==> flow/design.v <==
`timescale 1ns / 1ps
module cordic_stage (clk, reset, X_i, Y_i, Z_i, X_O, Y_O, Z_O);
  input clk;
  input reset;
  input  signed [15:0] X_i;
  input  signed [15:0] Y_i;
  input  signed [15:0] Z_i;
  output signed [15:0] X_O;
  output signed [15:0] Y_O;
  output signed [15:0] Z_O;
wire signed [15:0] as_O_asx_w_st1, as_O_asy_w_st1, as_O_asz_w_st1; 
wire signed [15:0] X_w_st1_st2, Y_w_st1_st2, Z_w_st1_st2;
wire signed [15:0] mux_z_st1_out;
wire dff_st1_out, xor_st1;
xor xor_gate(xor_st1, Z_i[15], Z_i[14]);
mux_2to1 mux_st1(.in0(Z_i), .in1({{2{Z_i[14]}}, {Z_i[13:0]}}), .sel(xor_st1), .out(mux_z_st1_out));
dff dff_st1(.in(xor_st1), .out(dff_st1_out), .clk(clk), .reset(reset));
add_sub asx_st1(.as_in1(X_i), .as_in2(Y_i), .as_control(~(mux_z_st1_out[15])), .as_out(as_O_asx_w_st1));
reg16b  reg16bxout_st1(.reg_in(as_O_asx_w_st1), .reg_out(X_w_st1_st2), .clk(clk), .reset(reset));
add_sub asy_st1(.as_in1(Y_i), .as_in2(X_i), .as_control(mux_z_st1_out[15]), .as_out(as_O_asy_w_st1));
reg16b  reg16byout_st1(.reg_in(as_O_asy_w_st1), .reg_out(Y_w_st1_st2), .clk(clk), .reset(reset));
add_sub asz_st1(.as_in1(mux_z_st1_out), .as_in2(16'h2000), .as_control(~(mux_z_st1_out[15])), .as_out(as_O_asz_w_st1));
reg16b  reg16bzout_st1(.reg_in(as_O_asz_w_st1), .reg_out(Z_w_st1_st2), .clk(clk), .reset(reset));
wire signed [15:0] as_O_asx_w_st2, as_O_asy_w_st2, as_O_asz_w_st2, X_w_st2_st3, Y_w_st2_st3, Z_w_st2_st3;
wire dff_st2_out;
dff dff_st2(.in(dff_st1_out), .out(dff_st2_out), .clk(clk), .reset(reset));
add_sub asx_st2(.as_in1(X_w_st1_st2), .as_in2(Y_w_st1_st2 >>> 1), .as_control(~(Z_w_st1_st2[15])), .as_out(as_O_asx_w_st2));
reg16b  reg16bxout_st2(.reg_in(as_O_asx_w_st2), .reg_out(X_w_st2_st3), .clk(clk), .reset(reset));
add_sub asy_st2(.as_in1(Y_w_st1_st2), .as_in2(X_w_st1_st2 >>> 1), .as_control(Z_w_st1_st2[15]), .as_out(as_O_asy_w_st2));
reg16b  reg16byout_st2(.reg_in(as_O_asy_w_st2), .reg_out(Y_w_st2_st3), .clk(clk), .reset(reset));
add_sub asz_st2(.as_in1(Z_w_st1_st2), .as_in2(16'h12E4), .as_control(~(Z_w_st1_st2[15])), .as_out(as_O_asz_w_st2));
reg16b  reg16bzout_st2(.reg_in(as_O_asz_w_st2), .reg_out(Z_w_st2_st3), .clk(clk), .reset(reset));
wire signed [15:0] as_O_asx_w_st3, as_O_asy_w_st3, as_O_asz_w_st3, X_w_st3_st4, Y_w_st3_st4, Z_w_st3_st4;
wire dff_st3_out;
dff dff_st3(.in(dff_st2_out), .out(dff_st3_out), .clk(clk), .reset(reset));
add_sub asx_st3(.as_in1(X_w_st2_st3), .as_in2(Y_w_st2_st3 >>> 2), .as_control(~(Z_w_st2_st3[15])), .as_out(as_O_asx_w_st3));
reg16b  reg16bxout_st3(.reg_in(as_O_asx_w_st3), .reg_out(X_w_st3_st4), .clk(clk), .reset(reset));
add_sub asy_st3(.as_in1(Y_w_st2_st3), .as_in2(X_w_st2_st3 >>> 2), .as_control(Z_w_st2_st3[15]), .as_out(as_O_asy_w_st3));
reg16b  reg16byout_st3(.reg_in(as_O_asy_w_st3), .reg_out(Y_w_st3_st4), .clk(clk), .reset(reset));
add_sub asz_st3(.as_in1(Z_w_st2_st3), .as_in2(16'h09FB), .as_control(~(Z_w_st2_st3[15])), .as_out(as_O_asz_w_st3));
reg16b  reg16bzout_st3(.reg_in(as_O_asz_w_st3), .reg_out(Z_w_st3_st4), .clk(clk), .reset(reset));
wire signed [15:0] as_O_asx_w_st4, as_O_asy_w_st4, as_O_asz_w_st4, X_w_st4_st5, Y_w_st4_st5, Z_w_st4_st5;
wire dff_st4_out;
dff dff_st4(.in(dff_st3_out), .out(dff_st4_out), .clk(clk), .reset(reset));
add_sub asx_st4(.as_in1(X_w_st3_st4), .as_in2(Y_w_st3_st4 >>> 3), .as_control(~(Z_w_st3_st4[15])), .as_out(as_O_asx_w_st4));
reg16b  reg16bxout_st4(.reg_in(as_O_asx_w_st4), .reg_out(X_w_st4_st5), .clk(clk), .reset(reset));
add_sub asy_st4(.as_in1(Y_w_st3_st4), .as_in2(X_w_st3_st4 >>> 3), .as_control(Z_w_st3_st4[15]), .as_out(as_O_asy_w_st4));
reg16b  reg16byout_st4(.reg_in(as_O_asy_w_st4), .reg_out(Y_w_st4_st5), .clk(clk), .reset(reset));
add_sub asz_st4(.as_in1(Z_w_st3_st4), .as_in2(16'h0511), .as_control(~(Z_w_st3_st4[15])), .as_out(as_O_asz_w_st4));
reg16b  reg16bzout_st4(.reg_in(as_O_asz_w_st4), .reg_out(Z_w_st4_st5), .clk(clk), .reset(reset));
wire signed [15:0] as_O_asx_w_st5, as_O_asy_w_st5, as_O_asz_w_st5, X_w_st5_st6, Y_w_st5_st6, Z_w_st5_st6;
wire dff_st5_out;
dff dff_st5(.in(dff_st4_out), .out(dff_st5_out), .clk(clk), .reset(reset));
add_sub asx_st5(.as_in1(X_w_st4_st5), .as_in2(Y_w_st4_st5 >>> 4), .as_control(~(Z_w_st4_st5[15])), .as_out(as_O_asx_w_st5));
reg16b  reg16bxout_st5(.reg_in(as_O_asx_w_st5), .reg_out(X_w_st5_st6), .clk(clk), .reset(reset));
add_sub asy_st5(.as_in1(Y_w_st4_st5), .as_in2(X_w_st4_st5 >>> 4), .as_control(Z_w_st4_st5[15]), .as_out(as_O_asy_w_st5));
reg16b  reg16byout_st5(.reg_in(as_O_asy_w_st5), .reg_out(Y_w_st5_st6), .clk(clk), .reset(reset));
add_sub asz_st5(.as_in1(Z_w_st4_st5), .as_in2(16'h028B), .as_control(~(Z_w_st4_st5[15])), .as_out(as_O_asz_w_st5));
reg16b  reg16bzout_st5(.reg_in(as_O_asz_w_st5), .reg_out(Z_w_st5_st6), .clk(clk), .reset(reset));
wire signed [15:0] as_O_asx_w_st6, as_O_asy_w_st6, as_O_asz_w_st6, X_w_st6_st7, Y_w_st6_st7, Z_w_st6_st7;
wire dff_st6_out;
dff dff_st6(.in(dff_st5_out), .out(dff_st6_out), .clk(clk), .reset(reset));
add_sub asx_st6(.as_in1(X_w_st5_st6), .as_in2(Y_w_st5_st6 >>> 5), .as_control(~(Z_w_st5_st6[15])), .as_out(as_O_asx_w_st6));
reg16b  reg16bxout_st6(.reg_in(as_O_asx_w_st6), .reg_out(X_w_st6_st7), .clk(clk), .reset(reset));
add_sub asy_st6(.as_in1(Y_w_st5_st6), .as_in2(X_w_st5_st6 >>> 5), .as_control(Z_w_st5_st6[15]), .as_out(as_O_asy_w_st6));
reg16b  reg16byout_st6(.reg_in(as_O_asy_w_st6), .reg_out(Y_w_st6_st7), .clk(clk), .reset(reset));
add_sub asz_st6(.as_in1(Z_w_st5_st6), .as_in2(16'h0146), .as_control(~(Z_w_st5_st6[15])), .as_out(as_O_asz_w_st6));
reg16b  reg16bzout_st6(.reg_in(as_O_asz_w_st6), .reg_out(Z_w_st6_st7), .clk(clk), .reset(reset));
wire signed [15:0] as_O_asx_w_st7, as_O_asy_w_st7, as_O_asz_w_st7, X_w_st7_st8, Y_w_st7_st8, Z_w_st7_st8;
wire dff_st7_out;
dff dff_st7(.in(dff_st6_out), .out(dff_st7_out), .clk(clk), .reset(reset));
add_sub asx_st7(.as_in1(X_w_st6_st7), .as_in2(Y_w_st6_st7 >>> 6), .as_control(~(Z_w_st6_st7[15])), .as_out(as_O_asx_w_st7));
reg16b  reg16bxout_st7(.reg_in(as_O_asx_w_st7), .reg_out(X_w_st7_st8), .clk(clk), .reset(reset));
add_sub asy_st7(.as_in1(Y_w_st6_st7), .as_in2(X_w_st6_st7 >>> 6), .as_control(Z_w_st6_st7[15]), .as_out(as_O_asy_w_st7));
reg16b  reg16byout_st7(.reg_in(as_O_asy_w_st7), .reg_out(Y_w_st7_st8), .clk(clk), .reset(reset));
add_sub asz_st7(.as_in1(Z_w_st6_st7), .as_in2(16'h00A3), .as_control(~(Z_w_st6_st7[15])), .as_out(as_O_asz_w_st7));
reg16b  reg16bzout_st7(.reg_in(as_O_asz_w_st7), .reg_out(Z_w_st7_st8), .clk(clk), .reset(reset));
wire signed [15:0] as_O_asx_w_st8, as_O_asy_w_st8, as_O_asz_w_st8, X_w_st8_st9, Y_w_st8_st9, Z_w_st8_st9;
wire dff_st8_out;
dff dff_st8(.in(dff_st7_out), .out(dff_st8_out), .clk(clk), .reset(reset));
add_sub asx_st8(.as_in1(X_w_st7_st8), .as_in2(Y_w_st7_st8 >>> 7), .as_control(~(Z_w_st7_st8[15])), .as_out(as_O_asx_w_st8));
reg16b  reg16bxout_st8(.reg_in(as_O_asx_w_st8), .reg_out(X_w_st8_st9), .clk(clk), .reset(reset));
add_sub asy_st8(.as_in1(Y_w_st7_st8), .as_in2(X_w_st7_st8 >>> 7), .as_control(Z_w_st7_st8[15]), .as_out(as_O_asy_w_st8));
reg16b  reg16byout_st8(.reg_in(as_O_asy_w_st8), .reg_out(Y_w_st8_st9), .clk(clk), .reset(reset));
add_sub asz_st8(.as_in1(Z_w_st7_st8), .as_in2(16'h0051), .as_control(~(Z_w_st7_st8[15])), .as_out(as_O_asz_w_st8));
reg16b  reg16bzout_st8(.reg_in(as_O_asz_w_st8), .reg_out(Z_w_st8_st9), .clk(clk), .reset(reset));
wire signed [15:0] as_O_asx_w_st9, as_O_asy_w_st9, as_O_asz_w_st9, X_w_st9_st10, Y_w_st9_st10, Z_w_st9_st10;
wire dff_st9_out;
dff dff_st9(.in(dff_st8_out), .out(dff_st9_out), .clk(clk), .reset(reset));
add_sub asx_st9(.as_in1(X_w_st8_st9), .as_in2(Y_w_st8_st9 >>> 8), .as_control(~(Z_w_st8_st9[15])), .as_out(as_O_asx_w_st9));
reg16b  reg16bxout_st9(.reg_in(as_O_asx_w_st9), .reg_out(X_w_st9_st10), .clk(clk), .reset(reset));
add_sub asy_st9(.as_in1(Y_w_st8_st9), .as_in2(X_w_st8_st9 >>> 8), .as_control(Z_w_st8_st9[15]), .as_out(as_O_asy_w_st9));
reg16b  reg16byout_st9(.reg_in(as_O_asy_w_st9), .reg_out(Y_w_st9_st10), .clk(clk), .reset(reset));
add_sub asz_st9(.as_in1(Z_w_st8_st9), .as_in2(16'h0029), .as_control(~(Z_w_st8_st9[15])), .as_out(as_O_asz_w_st9));
reg16b  reg16bzout_st9(.reg_in(as_O_asz_w_st9), .reg_out(Z_w_st9_st10), .clk(clk), .reset(reset));
wire signed [15:0] as_O_asx_w_st10, as_O_asy_w_st10, as_O_asz_w_st10, X_w_st10_st11, Y_w_st10_st11, Z_w_st10_st11;
wire dff_st10_out;
dff dff_st10(.in(dff_st9_out), .out(dff_st10_out), .clk(clk), .reset(reset));
add_sub asx_st10(.as_in1(X_w_st9_st10), .as_in2(Y_w_st9_st10 >>> 9), .as_control(~(Z_w_st9_st10[15])), .as_out(as_O_asx_w_st10));
reg16b  reg16bxout_st10(.reg_in(as_O_asx_w_st10), .reg_out(X_w_st10_st11), .clk(clk), .reset(reset));
add_sub asy_st10(.as_in1(Y_w_st9_st10), .as_in2(X_w_st9_st10 >>> 9), .as_control(Z_w_st9_st10[15]), .as_out(as_O_asy_w_st10));
reg16b  reg16byout_st10(.reg_in(as_O_asy_w_st10), .reg_out(Y_w_st10_st11), .clk(clk), .reset(reset));
add_sub asz_st10(.as_in1(Z_w_st9_st10), .as_in2(16'h0014), .as_control(~(Z_w_st9_st10[15])), .as_out(as_O_asz_w_st10));
reg16b  reg16bzout_st10(.reg_in(as_O_asz_w_st10), .reg_out(Z_w_st10_st11), .clk(clk), .reset(reset));
wire signed [15:0] as_O_asx_w_st11, as_O_asy_w_st11, as_O_asz_w_st11, X_w_st11_st12, Y_w_st11_st12, Z_w_st11_st12;
wire dff_st11_out;
dff dff_st11(.in(dff_st10_out), .out(dff_st11_out), .clk(clk), .reset(reset));
add_sub asx_st11(.as_in1(X_w_st10_st11), .as_in2(Y_w_st10_st11 >>> 10), .as_control(~(Z_w_st10_st11[15])), .as_out(as_O_asx_w_st11));
reg16b  reg16bxout_st11(.reg_in(as_O_asx_w_st11), .reg_out(X_w_st11_st12), .clk(clk), .reset(reset));
add_sub asy_st11(.as_in1(Y_w_st10_st11), .as_in2(X_w_st10_st11 >>> 10), .as_control(Z_w_st10_st11[15]), .as_out(as_O_asy_w_st11));
reg16b  reg16byout_st11(.reg_in(as_O_asy_w_st11), .reg_out(Y_w_st11_st12), .clk(clk), .reset(reset));
add_sub asz_st11(.as_in1(Z_w_st10_st11), .as_in2(16'h000A), .as_control(~(Z_w_st10_st11[15])), .as_out(as_O_asz_w_st11));
reg16b  reg16bzout_st11(.reg_in(as_O_asz_w_st11), .reg_out(Z_w_st11_st12), .clk(clk), .reset(reset));
wire signed [15:0] as_O_asx_w_st12, as_O_asy_w_st12, as_O_asz_w_st12, X_w_st12_st13, Y_w_st12_st13, Z_w_st12_st13;
wire dff_st12_out;
dff dff_st12(.in(dff_st11_out), .out(dff_st12_out), .clk(clk), .reset(reset));
add_sub asx_st12(.as_in1(X_w_st11_st12), .as_in2(Y_w_st11_st12 >>> 11), .as_control(~(Z_w_st11_st12[15])), .as_out(as_O_asx_w_st12));
reg16b  reg16bxout_st12(.reg_in(as_O_asx_w_st12), .reg_out(X_w_st12_st13), .clk(clk), .reset(reset));
add_sub asy_st12(.as_in1(Y_w_st11_st12), .as_in2(X_w_st11_st12 >>> 11), .as_control(Z_w_st11_st12[15]), .as_out(as_O_asy_w_st12));
reg16b  reg16byout_st12(.reg_in(as_O_asy_w_st12), .reg_out(Y_w_st12_st13), .clk(clk), .reset(reset));
add_sub asz_st12(.as_in1(Z_w_st11_st12), .as_in2(16'h0005), .as_control(~(Z_w_st11_st12[15])), .as_out(as_O_asz_w_st12));
reg16b  reg16bzout_st12(.reg_in(as_O_asz_w_st12), .reg_out(Z_w_st12_st13), .clk(clk), .reset(reset));
wire signed [15:0] as_O_asx_w_st13, as_O_asy_w_st13, as_O_asz_w_st13, X_w_st13_st14, Y_w_st13_st14, Z_w_st13_st14;
wire dff_st13_out;
dff dff_st13(.in(dff_st12_out), .out(dff_st13_out), .clk(clk), .reset(reset));
add_sub asx_st13(.as_in1(X_w_st12_st13), .as_in2(Y_w_st12_st13 >>> 12), .as_control(~(Z_w_st12_st13[15])), .as_out(as_O_asx_w_st13));
reg16b  reg16bxout_st13(.reg_in(as_O_asx_w_st13), .reg_out(X_w_st13_st14), .clk(clk), .reset(reset));
add_sub asy_st13(.as_in1(Y_w_st12_st13), .as_in2(X_w_st12_st13 >>> 12), .as_control(Z_w_st12_st13[15]), .as_out(as_O_asy_w_st13));
reg16b  reg16byout_st13(.reg_in(as_O_asy_w_st13), .reg_out(Y_w_st13_st14), .clk(clk), .reset(reset));
add_sub asz_st13(.as_in1(Z_w_st12_st13), .as_in2(16'h0003), .as_control(~(Z_w_st12_st13[15])), .as_out(as_O_asz_w_st13));
reg16b  reg16bzout_st13(.reg_in(as_O_asz_w_st13), .reg_out(Z_w_st13_st14), .clk(clk), .reset(reset));
wire signed [15:0] as_O_asx_w_st14, as_O_asy_w_st14, as_O_asz_w_st14, X_w_st14_st15, Y_w_st14_st15, Z_w_st14_st15;
wire dff_st14_out;
dff dff_st14(.in(dff_st13_out), .out(dff_st14_out), .clk(clk), .reset(reset));
add_sub asx_st14(.as_in1(X_w_st13_st14), .as_in2(Y_w_st13_st14 >>> 13), .as_control(~(Z_w_st13_st14[15])), .as_out(as_O_asx_w_st14));
reg16b  reg16bxout_st14(.reg_in(as_O_asx_w_st14), .reg_out(X_w_st14_st15), .clk(clk), .reset(reset));
add_sub asy_st14(.as_in1(Y_w_st13_st14), .as_in2(X_w_st13_st14 >>> 13), .as_control(Z_w_st13_st14[15]), .as_out(as_O_asy_w_st14));
reg16b  reg16byout_st14(.reg_in(as_O_asy_w_st14), .reg_out(Y_w_st14_st15), .clk(clk), .reset(reset));
add_sub asz_st14(.as_in1(Z_w_st13_st14), .as_in2(16'h0001), .as_control(~(Z_w_st13_st14[15])), .as_out(as_O_asz_w_st14));
reg16b  reg16bzout_st14(.reg_in(as_O_asz_w_st14), .reg_out(Z_w_st14_st15), .clk(clk), .reset(reset));
wire signed [15:0] as_O_asx_w_st15, as_O_asy_w_st15, as_O_asz_w_st15, X_w_st15_st16, Y_w_st15_st16, Z_w_st15_st16;
wire dff_st15_out;
dff dff_st15(.in(dff_st14_out), .out(dff_st15_out), .clk(clk), .reset(reset));
add_sub asx_st15(.as_in1(X_w_st14_st15), .as_in2(Y_w_st14_st15 >>> 14), .as_control(~(Z_w_st14_st15[15])), .as_out(as_O_asx_w_st15));
reg16b  reg16bxout_st15(.reg_in(as_O_asx_w_st15), .reg_out(X_w_st15_st16), .clk(clk), .reset(reset));
add_sub asy_st15(.as_in1(Y_w_st14_st15), .as_in2(X_w_st14_st15 >>> 14), .as_control(Z_w_st14_st15[15]), .as_out(as_O_asy_w_st15));
reg16b  reg16byout_st15(.reg_in(as_O_asy_w_st15), .reg_out(Y_w_st15_st16), .clk(clk), .reset(reset));
add_sub asz_st15(.as_in1(Z_w_st14_st15), .as_in2(16'h0001), .as_control(~(Z_w_st14_st15[15])), .as_out(as_O_asz_w_st15));
reg16b  reg16bzout_st15(.reg_in(as_O_asz_w_st15), .reg_out(Z_w_st15_st16), .clk(clk), .reset(reset));
wire signed [15:0] as_O_asx_w_st16, as_O_asy_w_st16, as_O_asz_w_st16, X_w_st16_st17, Y_w_st16_st17, Z_w_st16_st17;
wire dff_st16_out;
dff dff_st16(.in(dff_st15_out), .out(dff_st16_out), .clk(clk), .reset(reset));
add_sub asx_st16(.as_in1(X_w_st15_st16), .as_in2(Y_w_st15_st16 >>> 15), .as_control(~(Z_w_st15_st16[15])), .as_out(as_O_asx_w_st16));
reg16b  reg16bxout_st16(.reg_in(as_O_asx_w_st16), .reg_out(X_w_st16_st17), .clk(clk), .reset(reset));
add_sub asy_st16(.as_in1(Y_w_st15_st16), .as_in2(X_w_st15_st16 >>> 15), .as_control(Z_w_st15_st16[15]), .as_out(as_O_asy_w_st16));
reg16b  reg16byout_st16(.reg_in(as_O_asy_w_st16), .reg_out(Y_w_st16_st17), .clk(clk), .reset(reset));
add_sub asz_st16(.as_in1(Z_w_st15_st16), .as_in2(16'h0000), .as_control(~(Z_w_st15_st16[15])), .as_out(as_O_asz_w_st16));
reg16b  reg16bzout_st16(.reg_in(as_O_asz_w_st16), .reg_out(Z_O), .clk(clk), .reset(reset));
mux_2to1 mux_x_st17(.in0(X_w_st16_st17), .in1(-X_w_st16_st17), .sel(dff_st16_out), .out(X_O));
mux_2to1 mux_y_st17(.in0(Y_w_st16_st17), .in1(-Y_w_st16_st17), .sel(dff_st16_out), .out(Y_O));
endmodule
module reg16b(reg_in, reg_out, clk, reset);
input clk, reset;
input signed [15:0] reg_in;
output reg signed [15:0] reg_out;
always @(posedge clk)
begin
    if (reset)
      reg_out <= 16'sd0;
    else
      reg_out <= reg_in;     
end
endmodule  
module add_sub(as_in1, as_in2,as_control, as_out);
input signed [15:0] as_in1, as_in2;
input as_control;
output reg signed [15:0] as_out;
always @(*)
begin
  if (as_control)
    as_out = as_in1 - as_in2;
  else
    as_out = as_in1 + as_in2;
end
endmodule
module mux_2to1(in0, in1, sel, out);
input signed [15:0] in0, in1;
input sel;
output reg signed [15:0] out;
always @(*)
begin
    if(sel)
        out = in1;
    else
        out = in0;
end
endmodule
module dff(in, out, clk, reset);
input in, clk, reset;
output reg out;
always @(posedge clk)
    begin
        if(reset)
            out <= 0;
        else
            out <= in;
    end
endmodule
# --- Step by step through the tools: cordic_stage ---
# Each step is given for the RTL above and for the edited RTL.
# "orig" refers to lines of the RTL above, "edited" to lines of the edited file.
# "delta": "edited" minus "orig" as printed here.
# Operators: Yosys type, input widths -> output width; for muxes data width and select width s.
# Library cell names are shortened.
setup:
  top_module: "cordic_stage"
  clock: "clk"
  library: "sky130hd"
  pvt_corner: "tt_025C_1v80"

# --- Edit of the RTL ---
# The edit as a unified diff against the file above.
# A script made this edit; it was not meant as an optimisation.
# begin of diff
@@ -201,7 +201,4 @@
 always @(posedge clk)
     begin
-        if(reset)
-            out <= 0;
-        else
             out <= in;
     end
# end of diff

# --- Word level ---
# Counts by Yosys on the flattened word-level netlist (proc, flatten, opt, wreduce; memories kept). Register bits leave out memories and registers merged into their read ports (data or address); mux counts leave out enables and synchronous resets folded into registers. Print and check cells are left out. Cells with the same type and inputs are merged into one.
word_totals:
  columns: ["item", "orig", "edited", "delta"]
  rows:
  - ["ff_bits", 784, 784, 0]
  - ["latch_bits", 0, 0, 0]
  - ["ramBits", 0, 0, 0]
  - ["mem_bits_ro", 0, 0, 0]
  - ["clocked_rd_ports_x_width", 0, 0, 0]
  - ["memories", 0, 0, 0]
  - ["in_bits", 50, 50, 0]
  - ["output_inout_bits", 48, 48, 0]
classes:
  columns: ["item", "orig", "edited", "delta"]
  rows:
  - ["addsub", 95, 95, 0]
  - ["mul", 0, 0, 0]
  - ["n_div", 0, 0, 0]
  - ["compare", 0, 0, 0]
  - ["eq_ne", 0, 0, 0]
  - ["shift", 0, 0, 0]
  - ["mux", 50, 50, 0]
  - ["logic", 1, 1, 0]
  - ["reduce_logical", 0, 0, 0]
ops:
  columns: ["operator", "orig", "edited", "delta"]
  rows:
  - ["$mux 16", 50, 50, 0]
  - ["$add 16x1->16", 2, 2, 0]
  - ["$add 16x10->16", 2, 2, 0]
  - ["$add 16x11->16", 2, 2, 0]
  - ["$add 16x12->16", 2, 2, 0]
  - ["$add 16x13->16", 2, 2, 0]
  - ["$add 16x14->16", 2, 2, 0]
  - ["$add 16x15->16", 2, 2, 0]
  - ["$add 16x2->16", 2, 2, 0]
  - ["$add 16x2->16 const B", 2, 2, 0]
  - ["$add 16x3->16", 2, 2, 0]
  - ["$add 16x4->16", 2, 2, 0]
  - ["$add 16x5->16", 2, 2, 0]
  - ["$add 16x6->16", 2, 2, 0]
  - ["$add 16x7->16", 2, 2, 0]
  - ["$add 16x8->16", 2, 2, 0]
  - ["$add 16x9->16", 2, 2, 0]
  - ["$neg 16->16", 2, 2, 0]
  - ["$sub 16x1->16", 2, 2, 0]
  - ["$sub 16x10->16", 2, 2, 0]
  - ["$sub 16x11->16", 2, 2, 0]
  - ["$sub 16x12->16", 2, 2, 0]
  - ["$sub 16x13->16", 2, 2, 0]
  - ["$sub 16x14->16", 2, 2, 0]
  - ["$sub 16x15->16", 2, 2, 0]
  - ["$sub 16x16->16", 2, 2, 0]
  - ["$sub 16x2->16", 2, 2, 0]
  - ["$sub 16x2->16 const B", 2, 2, 0]
# The list need not be complete.

# --- Logic depth ---
# Longest topological path by Yosys (ltp), each cell counted once; first at word level (registers and memories cut), then after technology mapping (sequential cells cut; the memories' decode and read muxes count).
logic_depth:
  columns: ["item", "orig", "edited", "delta"]
  rows:
  - ["word_depth", 4, 4, 0]
  - ["ABC_AREA", "0", "0", null]
  - ["depth_mapped", 15, 16, 1]
  - ["ltp_nobuf", 15, 16, 1]

# --- Netlist ---
# Yosys stat after the flow's synthesis: flattened, memories mapped to cells. It holds for the ABC_AREA given above (unset counts as 0); a run with the other value may have another netlist.
types:
  columns: ["type", "orig", "edited", "delta"]
  rows:
  - ["nor2_1", 890, 1036, 146]
  - ["a211oi_1", 96, 186, 90]
  - ["xnor2_1", 332, 417, 85]
  - ["nor2b_1", 240, 184, -56]
  - ["nor3_1", 252, 197, -55]
  - ["nor3b_1", 61, 9, -52]
  - ["nand3_1", 132, 82, -50]
  - ["or3_1", 61, 20, -41]
  - ["a21o_1", 214, 178, -36]
  - ["mux2_2", 60, 25, -35]
  - ["inv_1", 328, 295, -33]
  - ["o21ai_0", 320, 352, 32]
  - ["nand2b_1", 104, 76, -28]
  - ["o211ai_1", 57, 30, -27]
  - ["and3_1", 47, 20, -27]
  - ["clkbuf_1", 157, 131, -26]
  - ["xor2_1", 273, 297, 24]
  - ["nand4_1", 48, 28, -20]
# The list need not be complete.
mapped:
  columns: ["item", "orig", "edited", "delta"]
  rows:
  - ["cell_count", 6961, 6644, -317]
  - ["synth_area_mm2", 0.0578505, 0.0555796, -0.0022709]
  - ["seq_area_mm2", 0.015675, 0.015675, 0.000000]
  - ["ff_cells", 783, 783, 0]
  - ["buffers", 184, 160, -24]
# The figures by module come from a second, unflattened synthesis with its own total; it is not the netlist above.
hier_totals:
  columns: ["item", "orig", "edited", "delta"]
  rows:
  - ["hier_cells", 8293, 8277, -16]
  - ["hier_area_mm2", 0.0717163, 0.0714961, -0.0002202]
# Each row is one instance without its submodules.
modules_orig:
  columns: ["module", "n_inst", "cells", "area_mm2", "seq_area_mm2"]
  rows:
  - ["add_sub", 48, 136, 0.0009897, 0]
  - ["reg16b", 48, 33, 0.0004642, 0.0003203]
  - ["mux_2to1", 3, 18, 0.000249, 0]
  - ["cordic_stage", 1, 95, 0.0006419, 0]
  - ["dff", 16, 2, 0.0000338, 0.00002]
modules_edited:
  columns: ["module", "n_inst", "cells", "area_mm2", "seq_area_mm2"]
  rows:
  - ["add_sub", 48, 136, 0.0009897, 0]
  - ["reg16b", 48, 33, 0.0004642, 0.0003203]
  - ["mux_2to1", 3, 18, 0.000249, 0]
  - ["cordic_stage", 1, 95, 0.0006419, 0]
  - ["dff", 16, 1, 0.00002, 0.00002]

# --- Worst setup path after synthesis ---
# Path of least setup slack by OpenSTA after synthesis, without wires, with an ideal clock, recovery checks aside; 20% of the period is set as input and as output delay. Where synthesis merged equal registers, the netlist keeps one of their names.
synth_timing:
  columns: ["item", "orig", "edited", "delta"]
  rows:
  - ["kind", "reg-to-reg", "reg-to-reg", null]
  - ["start", "reg reg16bxout_st14.reg_out[15]", "reg reg16bzout_st1.reg_out[15]", null]
  - ["end", "reg reg16byout_st15.reg_out[12]", "reg reg16bxout_st2.reg_out[14]", null]
  - ["period_ns", 3.65, 3.65, 0.00]
  - ["setup_time_ns", 0.123, 0.128, 0.005]
  - ["launch_ns", 0.000, 0.000, 0.000]
  - ["arrival_time_ns", 3.322, 3.131, -0.191]
  - ["t_required_ns", 3.527, 3.522, -0.005]
  - ["path_slack_ns", 0.204, 0.392, 0.188]
  - ["path_delay_ns", 3.445, 3.259, -0.186]
  - ["stages", 12, 14, 2]
  - ["synth_period_reached_ns", 3.446, 3.258, -0.188]
# "path_delay_ns" = arrival - input delay + setup time.
# "stages": output pins that drive a net of the path, with the launching flip-flop's if there is one; two outputs of one cell count as two.
# "synth_period_reached_ns" = period - worst setup slack (recovery checks aside). The figure is calculated, with input and output delays left at 20% of the set period.
# Between the ends stands the longest chain of elaborated cells between them, by number of cells; it is not shown to be the way that was timed. Of several equally long chains one is given.
# Each line given opens the expression or statement behind the cell; cells for indexed reads and writes are added by Yosys, which also makes memories of some case tables.
synth_between_orig:
  cell_sequence: "dfxtp_1 > inv_1 > ha_1 > mux2i_1 > ha_1 > a21oi_1 > o21bai_1 > a2111oi_1 > nor3_1 > a2111oi_2 > a21oi_1 > mux2_1"
  elab_chain_cells: 2
  cells_between: 3
  classes_between: "add/sub (2); mux (1)"
synth_lines_orig:
  columns: ["item", "line", "rtl"]
  rows:
  - ["start, declared", 165, "output reg signed [15:0] reg_out;"]
  - ["start, assigned", 169, "reg_out <= 16'sd0;"]
  - ["start, assigned", 171, "reg_out <= reg_in;"]
  - ["$add 16x2->16", 183, "as_out = as_in1 + as_in2;"]
  - ["$mux 16", 180, "if (as_control)"]
  - ["end, assigned", 169, null]
  - ["end, assigned", 171, null]
  - ["end, declared", 165, null]
synth_between_edited:
  cell_sequence: "dfxtp_1 > clkbuf_1 > buf_1 > nor2_1 > xor2_1 > ha_1 > a211oi_1 > nor2_1 > o31a_1 > a41o_1 > o41ai_1 > o21ai_0 > xnor2_1 > nor2_1"
  elab_chain_cells: 1
  cells_between: 1
  classes_between: "mux (1)"
synth_lines_edited:
  columns: ["item", "line", "rtl"]
  rows:
  - ["start, declared", 165, "output reg signed [15:0] reg_out;"]
  - ["start, assigned", 169, "reg_out <= 16'sd0;"]
  - ["start, assigned", 171, "reg_out <= reg_in;"]
  - ["$mux 16", 180, "if (as_control)"]
  - ["end, assigned", 169, null]
  - ["end, assigned", 171, null]
  - ["end, declared", 165, null]

# --- Path in the finished layout ---
# Path of least setup slack in the final report of each run of pair 1 (OpenROAD, finished layout, wires in). Where an end is a register, its clock arrival counts in the times.
layout_timing:
  columns: ["item", "orig", "edited", "delta"]
  rows:
  - ["kind", "reg-to-output", "reg-to-output", null]
  - ["start", "reg reg16byout_st16.reg_out[0]", "reg reg16bxout_st16.reg_out[8]", null]
  - ["end", "out Y_O[8]", "out X_O[14]", null]
  - ["period_ns", 3.52, 3.52, 0.00]
  - ["out_delay_ns", 0.70, 0.70, 0.00]
  - ["launch_ns", 0.68, 0.68, 0.00]
  - ["arrival_time_ns", 2.67, 2.72, 0.05]
  - ["t_required_ns", 2.82, 2.82, 0.00]
  - ["path_slack_ns", 0.15, 0.09, -0.06]
  - ["stages", 9, 7, -2]
# Between the ends stands the longest chain of elaborated cells between them, by number of cells; it is not shown to be the way that was timed. Of several equally long chains one is given.
layout_between_orig:
  cell_sequence: "dfxtp_1 > inv_1 > ha_1 > nand2_1 > or3_1 > or2_2 > o21ai_0 > xnor2_1 > dlygate4sd2_1"
  elab_chain_cells: 2
  cells_between: 2
  classes_between: "add/sub (1); mux (1)"
layout_lines_orig:
  columns: ["item", "line", "rtl"]
  rows:
  - ["start, declared", 165, "output reg signed [15:0] reg_out;"]
  - ["start, assigned", 169, "reg_out <= 16'sd0;"]
  - ["start, assigned", 171, "reg_out <= reg_in;"]
  - ["$neg 16->16", 160, "mux_2to1 mux_y_st17(.in0(Y_w_st16_st17), .in1(-Y_w_st16_st17), .sel(dff_st16_out), .out(Y_O));"]
  - ["$mux 16", 192, "if(sel)"]
  - ["end, declared", 9, "output signed [15:0] Y_O;"]
layout_between_edited:
  cell_sequence: "dfxtp_1 > or4_1 > a21o_2 > buf_4 > a21oi_2 > xnor2_2 > dlygate4sd2_1"
  elab_chain_cells: 2
  cells_between: 2
  classes_between: "add/sub (1); mux (1)"
layout_lines_edited:
  columns: ["item", "line", "rtl"]
  rows:
  - ["start, declared", 165, "output reg signed [15:0] reg_out;"]
  - ["start, assigned", 169, "reg_out <= 16'sd0;"]
  - ["start, assigned", 171, "reg_out <= reg_in;"]
  - ["$neg 16->16", 159, "mux_2to1 mux_x_st17(.in0(X_w_st16_st17), .in1(-X_w_st16_st17), .sel(dff_st16_out), .out(X_O));"]
  - ["$mux 16", 192, "if(sel)"]
  - ["end, declared", 8, "output signed [15:0] X_O;"]

# --- Flow runs ---
# Runs of the flow (Yosys, OpenROAD) on both versions; the two runs of a pair have the same settings. The constraints put input and output delay at 20% of the set period each and load the outputs with 0.01 pF.
flow_settings_pair_1:
  period_ns: 3.52
  CAP_MARGIN: 20
  CORE_MARGIN: 2
  CORE_UTILIZATION: 40
  SLEW_MARGIN: 20
measured_pair_1:
  columns: ["item", "orig", "edited", "delta"]
  rows:
  - ["yosys.chip_area_mm2", 0.0578505, 0.0555796, -0.0022709]
  - ["die_mm2", 0.147683, 0.141948, -0.005735]
  - ["stdcell_area_mm2", 0.0652426, 0.0627915, -0.0024511]
  - ["final_util_frac", 0.454, 0.456, 0.002]
  - ["worstSetupSlack_ns", 0.149, 0.093, -0.056]
  - ["total_negative_slack_ns", 0.000, 0.000, 0.000]
  - ["worst_hold_slack_ns", 0.359, 0.325, -0.034]
  - ["period_less_ws_ns", 3.371, 3.427, 0.056]
flow_settings_pair_2:
  CAP_MARGIN: 5
  CELL_PAD_IN_SITES_GLOBAL_PLACEMENT: 3
  CORE_UTILIZATION: 15
  CTS_CLUSTER_SIZE: 43
  GPL_ROUTABILITY_DRIVEN: 0
  GPL_TIMING_DRIVEN: 1
  MAX_ROUTING_LAYER: "met4"
  MIN_ROUTING_LAYER: "met2"
  PLACE_DENSITY_LB_ADDON: 0.01
  SLEW_MARGIN: 0
  period_ns: 3.36
  CORE_MARGIN: 2
measured_pair_2:
  columns: ["item", "orig", "edited", "delta"]
  rows:
  - ["yosys.chip_area_mm2", 0.0578505, 0.0555796, -0.0022709]
  - ["die_mm2", 0.390656, 0.375414, -0.015242]
  - ["stdcell_area_mm2", 0.0779172, 0.0750345, -0.0028827]
  - ["final_util_frac", 0.202, 0.203, 0.001]
  - ["worstSetupSlack_ns", -0.048, 0.058, 0.106]
  - ["total_negative_slack_ns", -0.048, 0.000, 0.048]
  - ["worst_hold_slack_ns", 0.262, 0.312, 0.050]
  - ["period_less_ws_ns", 3.408, 3.302, -0.106]
# "period_less_ws_ns" is the run's clock period less its worst setup slack. It is reckoned from that one timing run; input and output delays stay at 20% of the period that was set.
